==> flow/design.v <==
module L3Decoder (Y31, Y30, Y29, Y28, Y27, Y26, Y25, Y24, Y23, Y22, Y21, Y20, Y19, Y18, Y17, Y16, Y15, Y14, Y13, Y12, Y11, Y10, Y9, Y8, Y7, Y6, Y5, Y4, Y3, Y2, Y1, Y0, s, en); 
	output reg Y31, Y30, Y29, Y28, Y27, Y26, Y25, Y24, Y23, Y22, Y21, Y20, Y19, Y18, Y17, Y16, Y15, Y14, Y13, Y12, Y11, Y10, Y9, Y8, Y7, Y6, Y5, Y4, Y3, Y2, Y1, Y0; 
	input [4:0] s;
	input en; 
	always @(s or en)   begin 
		if (en == 1'b1) 
			case ( s ) 
				5'd0 : {Y31,Y30,Y29,Y28,Y27,Y26,Y25,Y24,Y23,Y22,Y21,Y20,Y19,Y18,Y17,Y16,Y15,Y14,Y13,Y12,Y11,Y10,Y9,Y8,Y7,Y6,Y5,Y4,Y3,Y2,Y1,Y0} = 32'h00000001;
				5'd1 : {Y31,Y30,Y29,Y28,Y27,Y26,Y25,Y24,Y23,Y22,Y21,Y20,Y19,Y18,Y17,Y16,Y15,Y14,Y13,Y12,Y11,Y10,Y9,Y8,Y7,Y6,Y5,Y4,Y3,Y2,Y1,Y0} = 32'h00000002;
				5'd2 : {Y31,Y30,Y29,Y28,Y27,Y26,Y25,Y24,Y23,Y22,Y21,Y20,Y19,Y18,Y17,Y16,Y15,Y14,Y13,Y12,Y11,Y10,Y9,Y8,Y7,Y6,Y5,Y4,Y3,Y2,Y1,Y0} = 32'h00000004;
				5'd3 : {Y31,Y30,Y29,Y28,Y27,Y26,Y25,Y24,Y23,Y22,Y21,Y20,Y19,Y18,Y17,Y16,Y15,Y14,Y13,Y12,Y11,Y10,Y9,Y8,Y7,Y6,Y5,Y4,Y3,Y2,Y1,Y0} = 32'h00000008; 
				5'd4 : {Y31,Y30,Y29,Y28,Y27,Y26,Y25,Y24,Y23,Y22,Y21,Y20,Y19,Y18,Y17,Y16,Y15,Y14,Y13,Y12,Y11,Y10,Y9,Y8,Y7,Y6,Y5,Y4,Y3,Y2,Y1,Y0} = 32'h00000010;
				5'd5 : {Y31,Y30,Y29,Y28,Y27,Y26,Y25,Y24,Y23,Y22,Y21,Y20,Y19,Y18,Y17,Y16,Y15,Y14,Y13,Y12,Y11,Y10,Y9,Y8,Y7,Y6,Y5,Y4,Y3,Y2,Y1,Y0} = 32'h00000020;
				5'd6 : {Y31,Y30,Y29,Y28,Y27,Y26,Y25,Y24,Y23,Y22,Y21,Y20,Y19,Y18,Y17,Y16,Y15,Y14,Y13,Y12,Y11,Y10,Y9,Y8,Y7,Y6,Y5,Y4,Y3,Y2,Y1,Y0} = 32'h00000040;
				5'd7 : {Y31,Y30,Y29,Y28,Y27,Y26,Y25,Y24,Y23,Y22,Y21,Y20,Y19,Y18,Y17,Y16,Y15,Y14,Y13,Y12,Y11,Y10,Y9,Y8,Y7,Y6,Y5,Y4,Y3,Y2,Y1,Y0} = 32'h00000080;
				5'd8 : {Y31,Y30,Y29,Y28,Y27,Y26,Y25,Y24,Y23,Y22,Y21,Y20,Y19,Y18,Y17,Y16,Y15,Y14,Y13,Y12,Y11,Y10,Y9,Y8,Y7,Y6,Y5,Y4,Y3,Y2,Y1,Y0} = 32'h00000100;
				5'd9 : {Y31,Y30,Y29,Y28,Y27,Y26,Y25,Y24,Y23,Y22,Y21,Y20,Y19,Y18,Y17,Y16,Y15,Y14,Y13,Y12,Y11,Y10,Y9,Y8,Y7,Y6,Y5,Y4,Y3,Y2,Y1,Y0} = 32'h00000200;
				5'd10: {Y31,Y30,Y29,Y28,Y27,Y26,Y25,Y24,Y23,Y22,Y21,Y20,Y19,Y18,Y17,Y16,Y15,Y14,Y13,Y12,Y11,Y10,Y9,Y8,Y7,Y6,Y5,Y4,Y3,Y2,Y1,Y0} = 32'h00000400;
				5'd11: {Y31,Y30,Y29,Y28,Y27,Y26,Y25,Y24,Y23,Y22,Y21,Y20,Y19,Y18,Y17,Y16,Y15,Y14,Y13,Y12,Y11,Y10,Y9,Y8,Y7,Y6,Y5,Y4,Y3,Y2,Y1,Y0} = 32'h00000800;
				5'd12: {Y31,Y30,Y29,Y28,Y27,Y26,Y25,Y24,Y23,Y22,Y21,Y20,Y19,Y18,Y17,Y16,Y15,Y14,Y13,Y12,Y11,Y10,Y9,Y8,Y7,Y6,Y5,Y4,Y3,Y2,Y1,Y0} = 32'h00001000;
				5'd13: {Y31,Y30,Y29,Y28,Y27,Y26,Y25,Y24,Y23,Y22,Y21,Y20,Y19,Y18,Y17,Y16,Y15,Y14,Y13,Y12,Y11,Y10,Y9,Y8,Y7,Y6,Y5,Y4,Y3,Y2,Y1,Y0} = 32'h00002000;
				5'd14: {Y31,Y30,Y29,Y28,Y27,Y26,Y25,Y24,Y23,Y22,Y21,Y20,Y19,Y18,Y17,Y16,Y15,Y14,Y13,Y12,Y11,Y10,Y9,Y8,Y7,Y6,Y5,Y4,Y3,Y2,Y1,Y0} = 32'h00004000;
				5'd15: {Y31,Y30,Y29,Y28,Y27,Y26,Y25,Y24,Y23,Y22,Y21,Y20,Y19,Y18,Y17,Y16,Y15,Y14,Y13,Y12,Y11,Y10,Y9,Y8,Y7,Y6,Y5,Y4,Y3,Y2,Y1,Y0} = 32'h00008000;
				5'd16: {Y31,Y30,Y29,Y28,Y27,Y26,Y25,Y24,Y23,Y22,Y21,Y20,Y19,Y18,Y17,Y16,Y15,Y14,Y13,Y12,Y11,Y10,Y9,Y8,Y7,Y6,Y5,Y4,Y3,Y2,Y1,Y0} = 32'h00010000;
				5'd17: {Y31,Y30,Y29,Y28,Y27,Y26,Y25,Y24,Y23,Y22,Y21,Y20,Y19,Y18,Y17,Y16,Y15,Y14,Y13,Y12,Y11,Y10,Y9,Y8,Y7,Y6,Y5,Y4,Y3,Y2,Y1,Y0} = 32'h00020000;
				5'd18: {Y31,Y30,Y29,Y28,Y27,Y26,Y25,Y24,Y23,Y22,Y21,Y20,Y19,Y18,Y17,Y16,Y15,Y14,Y13,Y12,Y11,Y10,Y9,Y8,Y7,Y6,Y5,Y4,Y3,Y2,Y1,Y0} = 32'h00040000;
				5'd19: {Y31,Y30,Y29,Y28,Y27,Y26,Y25,Y24,Y23,Y22,Y21,Y20,Y19,Y18,Y17,Y16,Y15,Y14,Y13,Y12,Y11,Y10,Y9,Y8,Y7,Y6,Y5,Y4,Y3,Y2,Y1,Y0} = 32'h00080000;
				5'd20: {Y31,Y30,Y29,Y28,Y27,Y26,Y25,Y24,Y23,Y22,Y21,Y20,Y19,Y18,Y17,Y16,Y15,Y14,Y13,Y12,Y11,Y10,Y9,Y8,Y7,Y6,Y5,Y4,Y3,Y2,Y1,Y0} = 32'h00100000;
				5'd21: {Y31,Y30,Y29,Y28,Y27,Y26,Y25,Y24,Y23,Y22,Y21,Y20,Y19,Y18,Y17,Y16,Y15,Y14,Y13,Y12,Y11,Y10,Y9,Y8,Y7,Y6,Y5,Y4,Y3,Y2,Y1,Y0} = 32'h00200000;
				5'd22: {Y31,Y30,Y29,Y28,Y27,Y26,Y25,Y24,Y23,Y22,Y21,Y20,Y19,Y18,Y17,Y16,Y15,Y14,Y13,Y12,Y11,Y10,Y9,Y8,Y7,Y6,Y5,Y4,Y3,Y2,Y1,Y0} = 32'h00400000;
				5'd23: {Y31,Y30,Y29,Y28,Y27,Y26,Y25,Y24,Y23,Y22,Y21,Y20,Y19,Y18,Y17,Y16,Y15,Y14,Y13,Y12,Y11,Y10,Y9,Y8,Y7,Y6,Y5,Y4,Y3,Y2,Y1,Y0} = 32'h00800000;
				5'd24: {Y31,Y30,Y29,Y28,Y27,Y26,Y25,Y24,Y23,Y22,Y21,Y20,Y19,Y18,Y17,Y16,Y15,Y14,Y13,Y12,Y11,Y10,Y9,Y8,Y7,Y6,Y5,Y4,Y3,Y2,Y1,Y0} = 32'h01000000;
				5'd25: {Y31,Y30,Y29,Y28,Y27,Y26,Y25,Y24,Y23,Y22,Y21,Y20,Y19,Y18,Y17,Y16,Y15,Y14,Y13,Y12,Y11,Y10,Y9,Y8,Y7,Y6,Y5,Y4,Y3,Y2,Y1,Y0} = 32'h02000000;
				5'd26: {Y31,Y30,Y29,Y28,Y27,Y26,Y25,Y24,Y23,Y22,Y21,Y20,Y19,Y18,Y17,Y16,Y15,Y14,Y13,Y12,Y11,Y10,Y9,Y8,Y7,Y6,Y5,Y4,Y3,Y2,Y1,Y0} = 32'h04000000;
				5'd27: {Y31,Y30,Y29,Y28,Y27,Y26,Y25,Y24,Y23,Y22,Y21,Y20,Y19,Y18,Y17,Y16,Y15,Y14,Y13,Y12,Y11,Y10,Y9,Y8,Y7,Y6,Y5,Y4,Y3,Y2,Y1,Y0} = 32'h08000000;
				5'd28: {Y31,Y30,Y29,Y28,Y27,Y26,Y25,Y24,Y23,Y22,Y21,Y20,Y19,Y18,Y17,Y16,Y15,Y14,Y13,Y12,Y11,Y10,Y9,Y8,Y7,Y6,Y5,Y4,Y3,Y2,Y1,Y0} = 32'h10000000;
				5'd29: {Y31,Y30,Y29,Y28,Y27,Y26,Y25,Y24,Y23,Y22,Y21,Y20,Y19,Y18,Y17,Y16,Y15,Y14,Y13,Y12,Y11,Y10,Y9,Y8,Y7,Y6,Y5,Y4,Y3,Y2,Y1,Y0} = 32'h20000000;
				5'd30: {Y31,Y30,Y29,Y28,Y27,Y26,Y25,Y24,Y23,Y22,Y21,Y20,Y19,Y18,Y17,Y16,Y15,Y14,Y13,Y12,Y11,Y10,Y9,Y8,Y7,Y6,Y5,Y4,Y3,Y2,Y1,Y0} = 32'h40000000;
				5'd31: {Y31,Y30,Y29,Y28,Y27,Y26,Y25,Y24,Y23,Y22,Y21,Y20,Y19,Y18,Y17,Y16,Y15,Y14,Y13,Y12,Y11,Y10,Y9,Y8,Y7,Y6,Y5,Y4,Y3,Y2,Y1,Y0} = 32'h80000000;
				default: {Y31,Y30,Y29,Y28,Y27,Y26,Y25,Y24,Y23,Y22,Y21,Y20,Y19,Y18,Y17,Y16,Y15,Y14,Y13,Y12,Y11,Y10,Y9,Y8,Y7,Y6,Y5,Y4,Y3,Y2,Y1,Y0} = 32'hxxxxxxxx; 
			endcase 
		else {Y31,Y30,Y29,Y28,Y27,Y26,Y25,Y24,Y23,Y22,Y21,Y20,Y19,Y18,Y17,Y16,Y15,Y14,Y13,Y12,Y11,Y10,Y9,Y8,Y7,Y6,Y5,Y4,Y3,Y2,Y1,Y0} = 32'h00000000; 
	end 
endmodule
module L3MUX(out, s, i31, i30, i29, i28, i27, i26, i25, i24, i23, i22, i21, i20, i19, i18, i17, i16, i15, i14, i13, i12, i11, i10, i9, i8, i7, i6, i5, i4, i3, i2, i1, i0);
   input [31:0] i0, i1, i2, i3, i4, i5, i6, i7, i8, i9, i10, i11, i12, i13, i14, i15, i16, i17, i18, i19, i20, i21, i22, i23, i24, i25, i26, i27, i28, i29, i30, i31;
   input [4:0] s;
   output reg [31:0] out;
	always @(s or i0 or i1 or i2 or i3 or i4 or i5 or i6 or i7 or i8 or i9 or i10 or i11 or i12 or i13 or i14 or i15 or i16 or i17 or i18 or i19 or i20 or i21 or i22 or i23 or i24 or i25 or i26 or i27 or i28 or i29 or i30 or i31)
	begin
		case (s)
			5'd0  : out = i0;
			5'd1  : out = i1;
			5'd2  : out = i2;
			5'd3  : out = i3;
			5'd4  : out = i4;
			5'd5  : out = i5;
			5'd6  : out = i6;
			5'd7  : out = i7;
			5'd8  : out = i8;
			5'd9  : out = i9;
			5'd10 : out = i10;
			5'd11 : out = i11;
			5'd12 : out = i12;
			5'd13 : out = i13;
			5'd14 : out = i14;
			5'd15 : out = i15;
			5'd16 : out = i16;
			5'd17 : out = i17;
			5'd18 : out = i18;
			5'd19 : out = i19;
			5'd20 : out = i20;
			5'd21 : out = i21;
			5'd22 : out = i22;
			5'd23 : out = i23;
			5'd24 : out = i24;
			5'd25 : out = i25;
			5'd26 : out = i26;
			5'd27 : out = i27;
			5'd28 : out = i28;
			5'd29 : out = i29;
			5'd30 : out = i30;
			5'd31 : out = i31; 
			default : out = 32'hxxxxxxx;
		endcase
	end
endmodule
module L3Register (q, data, clk, reset, enable);
	input [31:0] data ;
	input clk, reset, enable; 
	output  reg [31:0] q; 
	always @ ( posedge clk or posedge reset) 
		if (reset==1'b1) begin 
			q <= 32'h00000000; 
		end 
		else if (enable) begin 
			q <= data; 
		end
endmodule
module LAB_3 (rd1,rd2,ra1,ra2,wa,wd,Clk,WE,rst);
	input [31:0] wd;
	input [4:0] ra1,ra2,wa;
	input Clk, WE, rst;
	output [31:0] rd1,rd2;
	wire Y31, Y30, Y29, Y28, Y27, Y26, Y25, Y24, Y23, Y22, Y21, Y20, Y19, Y18, Y17, Y16, Y15, Y14, Y13, Y12, Y11, Y10, Y9, Y8, Y7, Y6, Y5, Y4, Y3, Y2, Y1, Y0; 
	wire [31:0] Q31, Q30, Q29, Q28, Q27, Q26, Q25, Q24, Q23, Q22, Q21, Q20, Q19, Q18, Q17, Q16, Q15, Q14, Q13, Q12, Q11, Q10, Q9, Q8, Q7, Q6, Q5, Q4, Q3, Q2, Q1, Q0; 
	L3Decoder dec(Y31, Y30, Y29, Y28, Y27, Y26, Y25, Y24, Y23, Y22, Y21, Y20, Y19, Y18, Y17, Y16, Y15, Y14, Y13, Y12, Y11, Y10, Y9, Y8, Y7, Y6, Y5, Y4, Y3, Y2, Y1, Y0, 
					  wa,WE);
	assign Q0 = 32'h00000000;
	L3Register r1 (Q1 , wd,Clk,rst,Y1);
	L3Register r2 (Q2 , wd,Clk,rst,Y2);
	L3Register r3 (Q3 , wd,Clk,rst,Y3);
	L3Register r4 (Q4 , wd,Clk,rst,Y4);
	L3Register r5 (Q5 , wd,Clk,rst,Y5);
	L3Register r6 (Q6 , wd,Clk,rst,Y6);
	L3Register r7 (Q7 , wd,Clk,rst,Y7);
	L3Register r8 (Q8 , wd,Clk,rst,Y8);
	L3Register r9 (Q9 , wd,Clk,rst,Y9);
	L3Register r10(Q10, wd,Clk,rst,Y10);
	L3Register r11(Q11, wd,Clk,rst,Y11);
	L3Register r12(Q12, wd,Clk,rst,Y12);
	L3Register r13(Q13, wd,Clk,rst,Y13);
	L3Register r14(Q14, wd,Clk,rst,Y14);
	L3Register r15(Q15, wd,Clk,rst,Y15);
	L3Register r16(Q16, wd,Clk,rst,Y16);
	L3Register r17(Q17, wd,Clk,rst,Y17);
	L3Register r18(Q18, wd,Clk,rst,Y18);
	L3Register r19(Q19, wd,Clk,rst,Y19);
	L3Register r20(Q20, wd,Clk,rst,Y20);
	L3Register r21(Q21, wd,Clk,rst,Y21);
	L3Register r22(Q22, wd,Clk,rst,Y22);
	L3Register r23(Q23, wd,Clk,rst,Y23);
	L3Register r24(Q24, wd,Clk,rst,Y24);
	L3Register r25(Q25, wd,Clk,rst,Y25);
	L3Register r26(Q26, wd,Clk,rst,Y26);
	L3Register r27(Q27, wd,Clk,rst,Y27);
	L3Register r28(Q28, wd,Clk,rst,Y28);
	L3Register r29(Q29, wd,Clk,rst,Y29);
	L3Register r30(Q30, wd,Clk,rst,Y30);
	L3Register r31(Q31, wd,Clk,rst,Y31);
	L3MUX mux1 (rd1, ra1, Q31, Q30, Q29, Q28, Q27, Q26, Q25, Q24, Q23, Q22, Q21, Q20, Q19, Q18, Q17, Q16, Q15, Q14, Q13, Q12, Q11, Q10, Q9, Q8, Q7, Q6, Q5, Q4, Q3, Q2, Q1, Q0);
	L3MUX mux2 (rd2, ra2, Q31, Q30, Q29, Q28, Q27, Q26, Q25, Q24, Q23, Q22, Q21, Q20, Q19, Q18, Q17, Q16, Q15, Q14, Q13, Q12, Q11, Q10, Q9, Q8, Q7, Q6, Q5, Q4, Q3, Q2, Q1, Q0);
endmodule
# Tool chain data of LAB_3
# Tool output for the design above before and after an edit, in the order of the flow.
# Lines under "before" count in the file above, lines under "after" in the edited file.
# "delta": "after" minus "before" as printed here. "rel_change_pct": 100 x difference / "before".
# Operators: Yosys type, input widths -> output width; for muxes data width and select width s.
# Cell names lack the library's common part.
# A cell with n/a has no value.
dict set report inputs {
  top_module {LAB_3}
  clk_port {Clk}
  library {sky130hd}
  pvt_corner {tt_025C_1v80}
}

# The edit
# Unified diff, file above to edited file.
# The edit is scripted: it alters the design's behaviour and was not made to optimise anything.
# begin of diff
@@ -89,5 +89,5 @@
 	input [31:0] data ;
 	input clk, reset, enable; 
-	output  reg [31:0] q; 
+	output  reg [23:0] q; 
 	always @ ( posedge clk or posedge reset) 
 		if (reset==1'b1) begin 
# end of diff

# After elaboration
# Counts by Yosys on the flattened word-level netlist (proc, flatten, opt, wreduce; memories kept). Register bits leave out memories and registers merged into their read ports (data or address); mux counts leave out enables and synchronous resets folded into registers. Print and check cells are left out. Cells with the same type and inputs are merged into one.
# Memory sizes are those after Yosys's memory passes, which may raise the word count (mostly to a power of two), join words into wider ones and drop unused or constant bits.
# element before after delta rel_change_pct
set op_classes {}
lappend op_classes {eq_ne 62 62 0 0.00}
lappend op_classes {n_mux 33 33 0 0.00}
lappend op_classes {reduce_and_logical 2 2 0 0.00}
# op before after delta rel_change_pct
set op_table {}
lappend op_table {{$eq 5x5->1 const B} 32 32 0 0.00}
lappend op_table {{$mux 1} 31 31 0 0.00}
lappend op_table {{$eq 5x4->1 const B} 16 16 0 0.00}
lappend op_table {{$eq 5x3->1 const B} 8 8 0 0.00}
lappend op_table {{$eq 5x2->1 const B} 4 4 0 0.00}
lappend op_table {{$eq 5x1->1 const B} 2 2 0 0.00}
lappend op_table {{$logic_not 5->1} 2 2 0 0.00}
lappend op_table {{$pmux 32 s32} 2 2 0 0.00}
# element before after delta rel_change_pct
set bits {}
lappend bits {register_bits 992 744 -248 -25.00}
lappend bits {mem_bits_ro 1024 1024 0 0.00}
lappend bits {n_memories 1 1 0 0.00}
lappend bits {input_bits 50 50 0 0.00}
lappend bits {output_inout_bits 64 64 0 0.00}
lappend bits {word_cells 129 129 0 0.00}
# element before after
set mem_list {}
lappend mem_list {memory_list {32x32 r1 w0} {32x32 r1 w0}}

# Logic depth
# Depth = most cells in a row (Yosys ltp): at word level without a register or memory, in the mapped netlist without a sequential cell, where the memories' decode and read muxes count.
# element before after delta rel_change_pct
set logic_depth {}
lappend logic_depth {ltp_word 2 2 0 0.00}
lappend logic_depth {abc_area 0 0 n/a n/a}
lappend logic_depth {mapped_depth 9 9 0 0.00}
lappend logic_depth {depth_no_buf 5 5 0 0.00}

# After synthesis
# Yosys stat after the flow's synthesis: flattened, memories mapped to cells. It holds for the ABC_AREA given above (unset counts as 0); a run with the other value may have another netlist.
# cell_type before after delta rel_change_pct
set types {}
lappend types {mux2_2 1009 751 -258 -25.57}
lappend types {dfrtp_1 992 744 -248 -25.00}
lappend types {a22oi_1 611 459 -152 -24.88}
lappend types {mux2i_1 72 13 -59 -81.94}
lappend types {nor2_1 92 37 -55 -59.78}
lappend types {nand3_1 104 156 52 50.00}
lappend types {buf_1 51 8 -43 -84.31}
lappend types {nand4_1 121 81 -40 -33.06}
lappend types {a22o_1 47 11 -36 -76.60}
lappend types {a21oi_1 38 4 -34 -89.47}
lappend types {and2_1 9 40 31 344.44}
lappend types {buf_2 73 43 -30 -41.10}
lappend types {nand2_1 71 53 -18 -25.35}
lappend types {and3_1 223 240 17 7.62}
lappend types {o22ai_1 17 3 -14 -82.35}
lappend types {a32oi_1 14 4 -10 -71.43}
lappend types {and2_0 3 13 10 333.33}
lappend types {or4_1 52 43 -9 -17.31}
# The list need not be complete.
# element before after delta rel_change_pct
set synth_totals {}
lappend synth_totals {cell_count 4177 3220 -957 -22.91}
lappend synth_totals {area_mm2 0.0502407 0.0379627 -0.0122780 -24.44}
lappend synth_totals {seqArea_mm2 0.0248238 0.0186179 -0.0062059 -25.00}
lappend synth_totals {ff_cells 992 744 -248 -25.00}
lappend synth_totals {buf_cells 428 354 -74 -17.29}
# By module: a second synthesis without flattening, with its own total; a netlist apart from the flattened one above.
# element before after delta rel_change_pct
set hier_totals {}
lappend hier_totals {cells_unflattened 4895 4368 -527 -10.77}
lappend hier_totals {hier_area_mm2 0.0579706 0.0471878 -0.0107828 -18.60}
# Rows give one instance, submodules left out.
# mod instances cells area_mm2 mod_seq_area_mm2
set by_module_before {}
lappend by_module_before {L3Register 31 69 0.0013488 0.0008008}
lappend by_module_before {L3MUX 2 1354 0.0079601 0}
lappend by_module_before {L3Decoder 1 47 0.000234 0}
lappend by_module_before {LAB_3 1 1 0.0000038 0}
# mod instances cells area_mm2 mod_seq_area_mm2
set by_module_after {}
lappend by_module_after {L3Register 31 52 0.001001 0.0006006}
lappend by_module_after {L3MUX 2 1354 0.0079601 0}
lappend by_module_after {L3Decoder 1 47 0.000234 0}
lappend by_module_after {LAB_3 1 1 0.0000038 0}

# Worst setup path after synthesis
# OpenSTA on the mapped netlist: ideal clock, no wires. The path of least setup slack (recovery checks aside). Input and output delay are each 20% of the period. Register names are those of the netlist, which keeps one name where synthesis merged equal registers.
# element before after delta rel_change_pct
set synth_path {}
lappend synth_path {path_kind {input -> output} {input -> output} n/a n/a}
lappend synth_path {from {in ra1[3]} {in ra2[3]} n/a n/a}
lappend synth_path {to {out rd1[26]} {out rd2[10]} n/a n/a}
lappend synth_path {period_ps 6000 6000 0 0.00}
lappend synth_path {in_delay_ps 1200 1200 0 0.00}
lappend synth_path {out_delay_ps 1200 1200 0 0.00}
lappend synth_path {launch_ps 1200 1200 0 0.00}
lappend synth_path {t_arrival_ps 2949 2944 -5 -0.17}
lappend synth_path {path_slack_ps 1851 1856 5 n/a}
lappend synth_path {delay_ps 1749 1744 -5 -0.29}
lappend synth_path {driving_pins 8 9 1 12.50}
lappend synth_path {n_path_buf 3 4 1 33.33}
lappend synth_path {period_less_setup_slack_ps 4149 4144 -5 -0.12}
# "delay_ps" = arrival - input delay + setup time.
# A path that ends at an output port has no setup time.
# "driving_pins": output pins that drive a net of the path, with the launching flip-flop's if there is one; two outputs of one cell count as two.
# "period_less_setup_slack_ps" = period - worst setup slack (recovery checks aside). The figure is calculated, with input and output delays left at 20% of the set period.
# Between the ends stands the longest chain of elaborated cells between them, by number of cells; it is not shown to be the way that was timed. Of several equally long chains one is given.
# A line is the first line of the expression or statement that the cell stems from. Yosys adds cells for indexed reads and writes and turns some case tables into memories.
dict set report synth_via_before {
  cell_sequence {buf_2 -> buf_2 -> buf_1 -> mux2_2 -> a32oi_1 -> nand2_1 -> a2111oi_0 -> nand4_1}
  elab_chain_len 2
  cone_cells 33
  lines_between 1
  cone_classes {eq/ne: 31; mux: 1; reduce/logical: 1}
}
# element line_no
set synth_lines_before {}
lappend synth_lines_before {{start: declaration} 102} ;# input [4:0] ra1,ra2,wa;
lappend synth_lines_before {{$eq 5x5->1} 51} ;# case (s)
lappend synth_lines_before {{$pmux 32 s32} 51}
lappend synth_lines_before {{end: declaration} 104} ;# output [31:0] rd1,rd2;
dict set report synth_via_after {
  cell_sequence {buf_6 -> and3_1 -> buf_6 -> and2_4 -> buf_6 -> buf_6 -> a222oi_1 -> nand3_1 -> or4_1}
  elab_chain_len 2
  cone_cells 33
  lines_between 1
  cone_classes {eq/ne: 31; mux: 1; reduce/logical: 1}
}
# element line_no
set synth_lines_after {}
lappend synth_lines_after {{start: declaration} 102} ;# input [4:0] ra1,ra2,wa;
lappend synth_lines_after {{$eq 5x5->1} 51} ;# case (s)
lappend synth_lines_after {{$pmux 32 s32} 51}
lappend synth_lines_after {{end: declaration} 104} ;# output [31:0] rd1,rd2;

# Worst path after layout
# From the final timing report of each run of set A: the path of least setup slack in the routed layout; clock arrival at registers is part of the times.
# The path's times are printed in steps of 10 ps; the period is the one set.
# element before after delta rel_change_pct
set layout_path {}
lappend layout_path {path_kind {input -> output} {input -> output} n/a n/a}
lappend layout_path {from {in ra1[2]} {in ra2[0]} n/a n/a}
lappend layout_path {to {out rd1[18]} {out rd2[19]} n/a n/a}
lappend layout_path {period_ps 5870 5870 0 0.00}
lappend layout_path {in_delay_ps 1170 1170 0 0.00}
lappend layout_path {out_delay_ps 1170 1170 0 0.00}
lappend layout_path {launch_ps 1170 1170 0 0.00}
lappend layout_path {t_arrival_ps 4510 4380 -130 -2.88}
lappend layout_path {path_slack_ps 190 310 120 n/a}
lappend layout_path {driving_pins 9 9 0 0.00}
lappend layout_path {n_path_buf 4 4 0 0.00}
# Between the ends stands the longest chain of elaborated cells between them, by number of cells; it is not shown to be the way that was timed. Of several equally long chains one is given.
dict set report layout_via_before {
  cell_sequence {buf_4 -> nor2b_2 -> buf_4 -> and2_2 -> buf_4 -> a22oi_1 -> nand4_1 -> or4_1 -> clkdlybuf4s50_1}
  elab_chain_len 2
  cone_cells 33
  lines_between 1
  cone_classes {eq/ne: 31; mux: 1; reduce/logical: 1}
}
# element line_no
set layout_lines_before {}
lappend layout_lines_before {{start: declaration} 102} ;# input [4:0] ra1,ra2,wa;
lappend layout_lines_before {{$eq 5x5->1} 51} ;# case (s)
lappend layout_lines_before {{$pmux 32 s32} 51}
lappend layout_lines_before {{end: declaration} 104} ;# output [31:0] rd1,rd2;
dict set report layout_via_after {
  cell_sequence {clkdlybuf4s50_1 -> buf_4 -> and2_2 -> buf_12 -> and2_2 -> a222oi_1 -> nand3_1 -> or4_1 -> clkdlybuf4s50_1}
  elab_chain_len 2
  cone_cells 33
  lines_between 1
  cone_classes {eq/ne: 31; mux: 1; reduce/logical: 1}
}
# element line_no
set layout_lines_after {}
lappend layout_lines_after {{start: declaration} 102} ;# input [4:0] ra1,ra2,wa;
lappend layout_lines_after {{$eq 5x5->1} 51} ;# case (s)
lappend layout_lines_after {{$pmux 32 s32} 51}
lappend layout_lines_after {{end: declaration} 104} ;# output [31:0] rd1,rd2;

# Flow runs
# Both versions went through the flow (Yosys, OpenROAD) with the same settings in each pair. Constraints: input delay and output delay 20% of the set period each, output load 0.01 pF.
dict set report settings_set_A {
  CORE_UTILIZATION 40
  SETUP_SLACK_MARGIN 0.3
  period_ns 5.87
  CAP_MARGIN 20
  CORE_MARGIN 2
  SLEW_MARGIN 20
}
# element before after delta rel_change_pct
set results_set_A {}
lappend results_set_A {synth_chip_area_mm2 0.0502407 0.0379627 -0.0122780 -24.44}
lappend results_set_A {design_die_area_mm2 0.128454 0.0973877 -0.0310663 -24.18}
lappend results_set_A {cell_area_final_mm2 0.0597623 0.0444264 -0.0153359 -25.66}
lappend results_set_A {utilization_pct 47.8 47.4 -0.4 n/a}
lappend results_set_A {setup_ws_ps 187 313 126 n/a}
lappend results_set_A {final_setup_tns_ps 0 0 0 n/a}
lappend results_set_A {worst_hold_slack_ps 526 520 -6 n/a}
lappend results_set_A {design_power_uw 19883 14632 -5251 -26.41}
lappend results_set_A {timing.achieved_period_ps 5683 5557 -126 -2.22}
dict set report settings_set_B {
  CELL_PAD_IN_SITES_DETAIL_PLACEMENT 0
  CORE_ASPECT_RATIO 1.79
  CORE_UTILIZATION 26
  HOLD_SLACK_MARGIN 0.18
  MAX_ROUTING_LAYER {met5}
  PLACE_DENSITY 0.56
  period_ns 7.86
  CAP_MARGIN 20
  CORE_MARGIN 2
  SLEW_MARGIN 20
}
# element before after delta rel_change_pct
set results_set_B {}
lappend results_set_B {synth_chip_area_mm2 0.0502407 0.0379627 -0.0122780 -24.44}
lappend results_set_B {design_die_area_mm2 0.196915 0.149213 -0.047702 -24.22}
lappend results_set_B {cell_area_final_mm2 0.058436 0.0439334 -0.0145026 -24.82}
lappend results_set_B {utilization_pct 30.5 30.3 -0.2 n/a}
lappend results_set_B {setup_ws_ps 298 451 153 n/a}
lappend results_set_B {final_setup_tns_ps 0 0 0 n/a}
lappend results_set_B {worst_hold_slack_ps 521 521 0 n/a}
lappend results_set_B {design_power_uw 14264 10344 -3920 -27.48}
lappend results_set_B {timing.achieved_period_ps 7562 7409 -153 -2.02}
# "timing.achieved_period_ps" is the run's clock period less its worst setup slack. It is reckoned from that one timing run; input and output delays stay at 20% of the period that was set.
# "design_power_uw" is the tool's figure for a default switching activity; nothing was simulated.
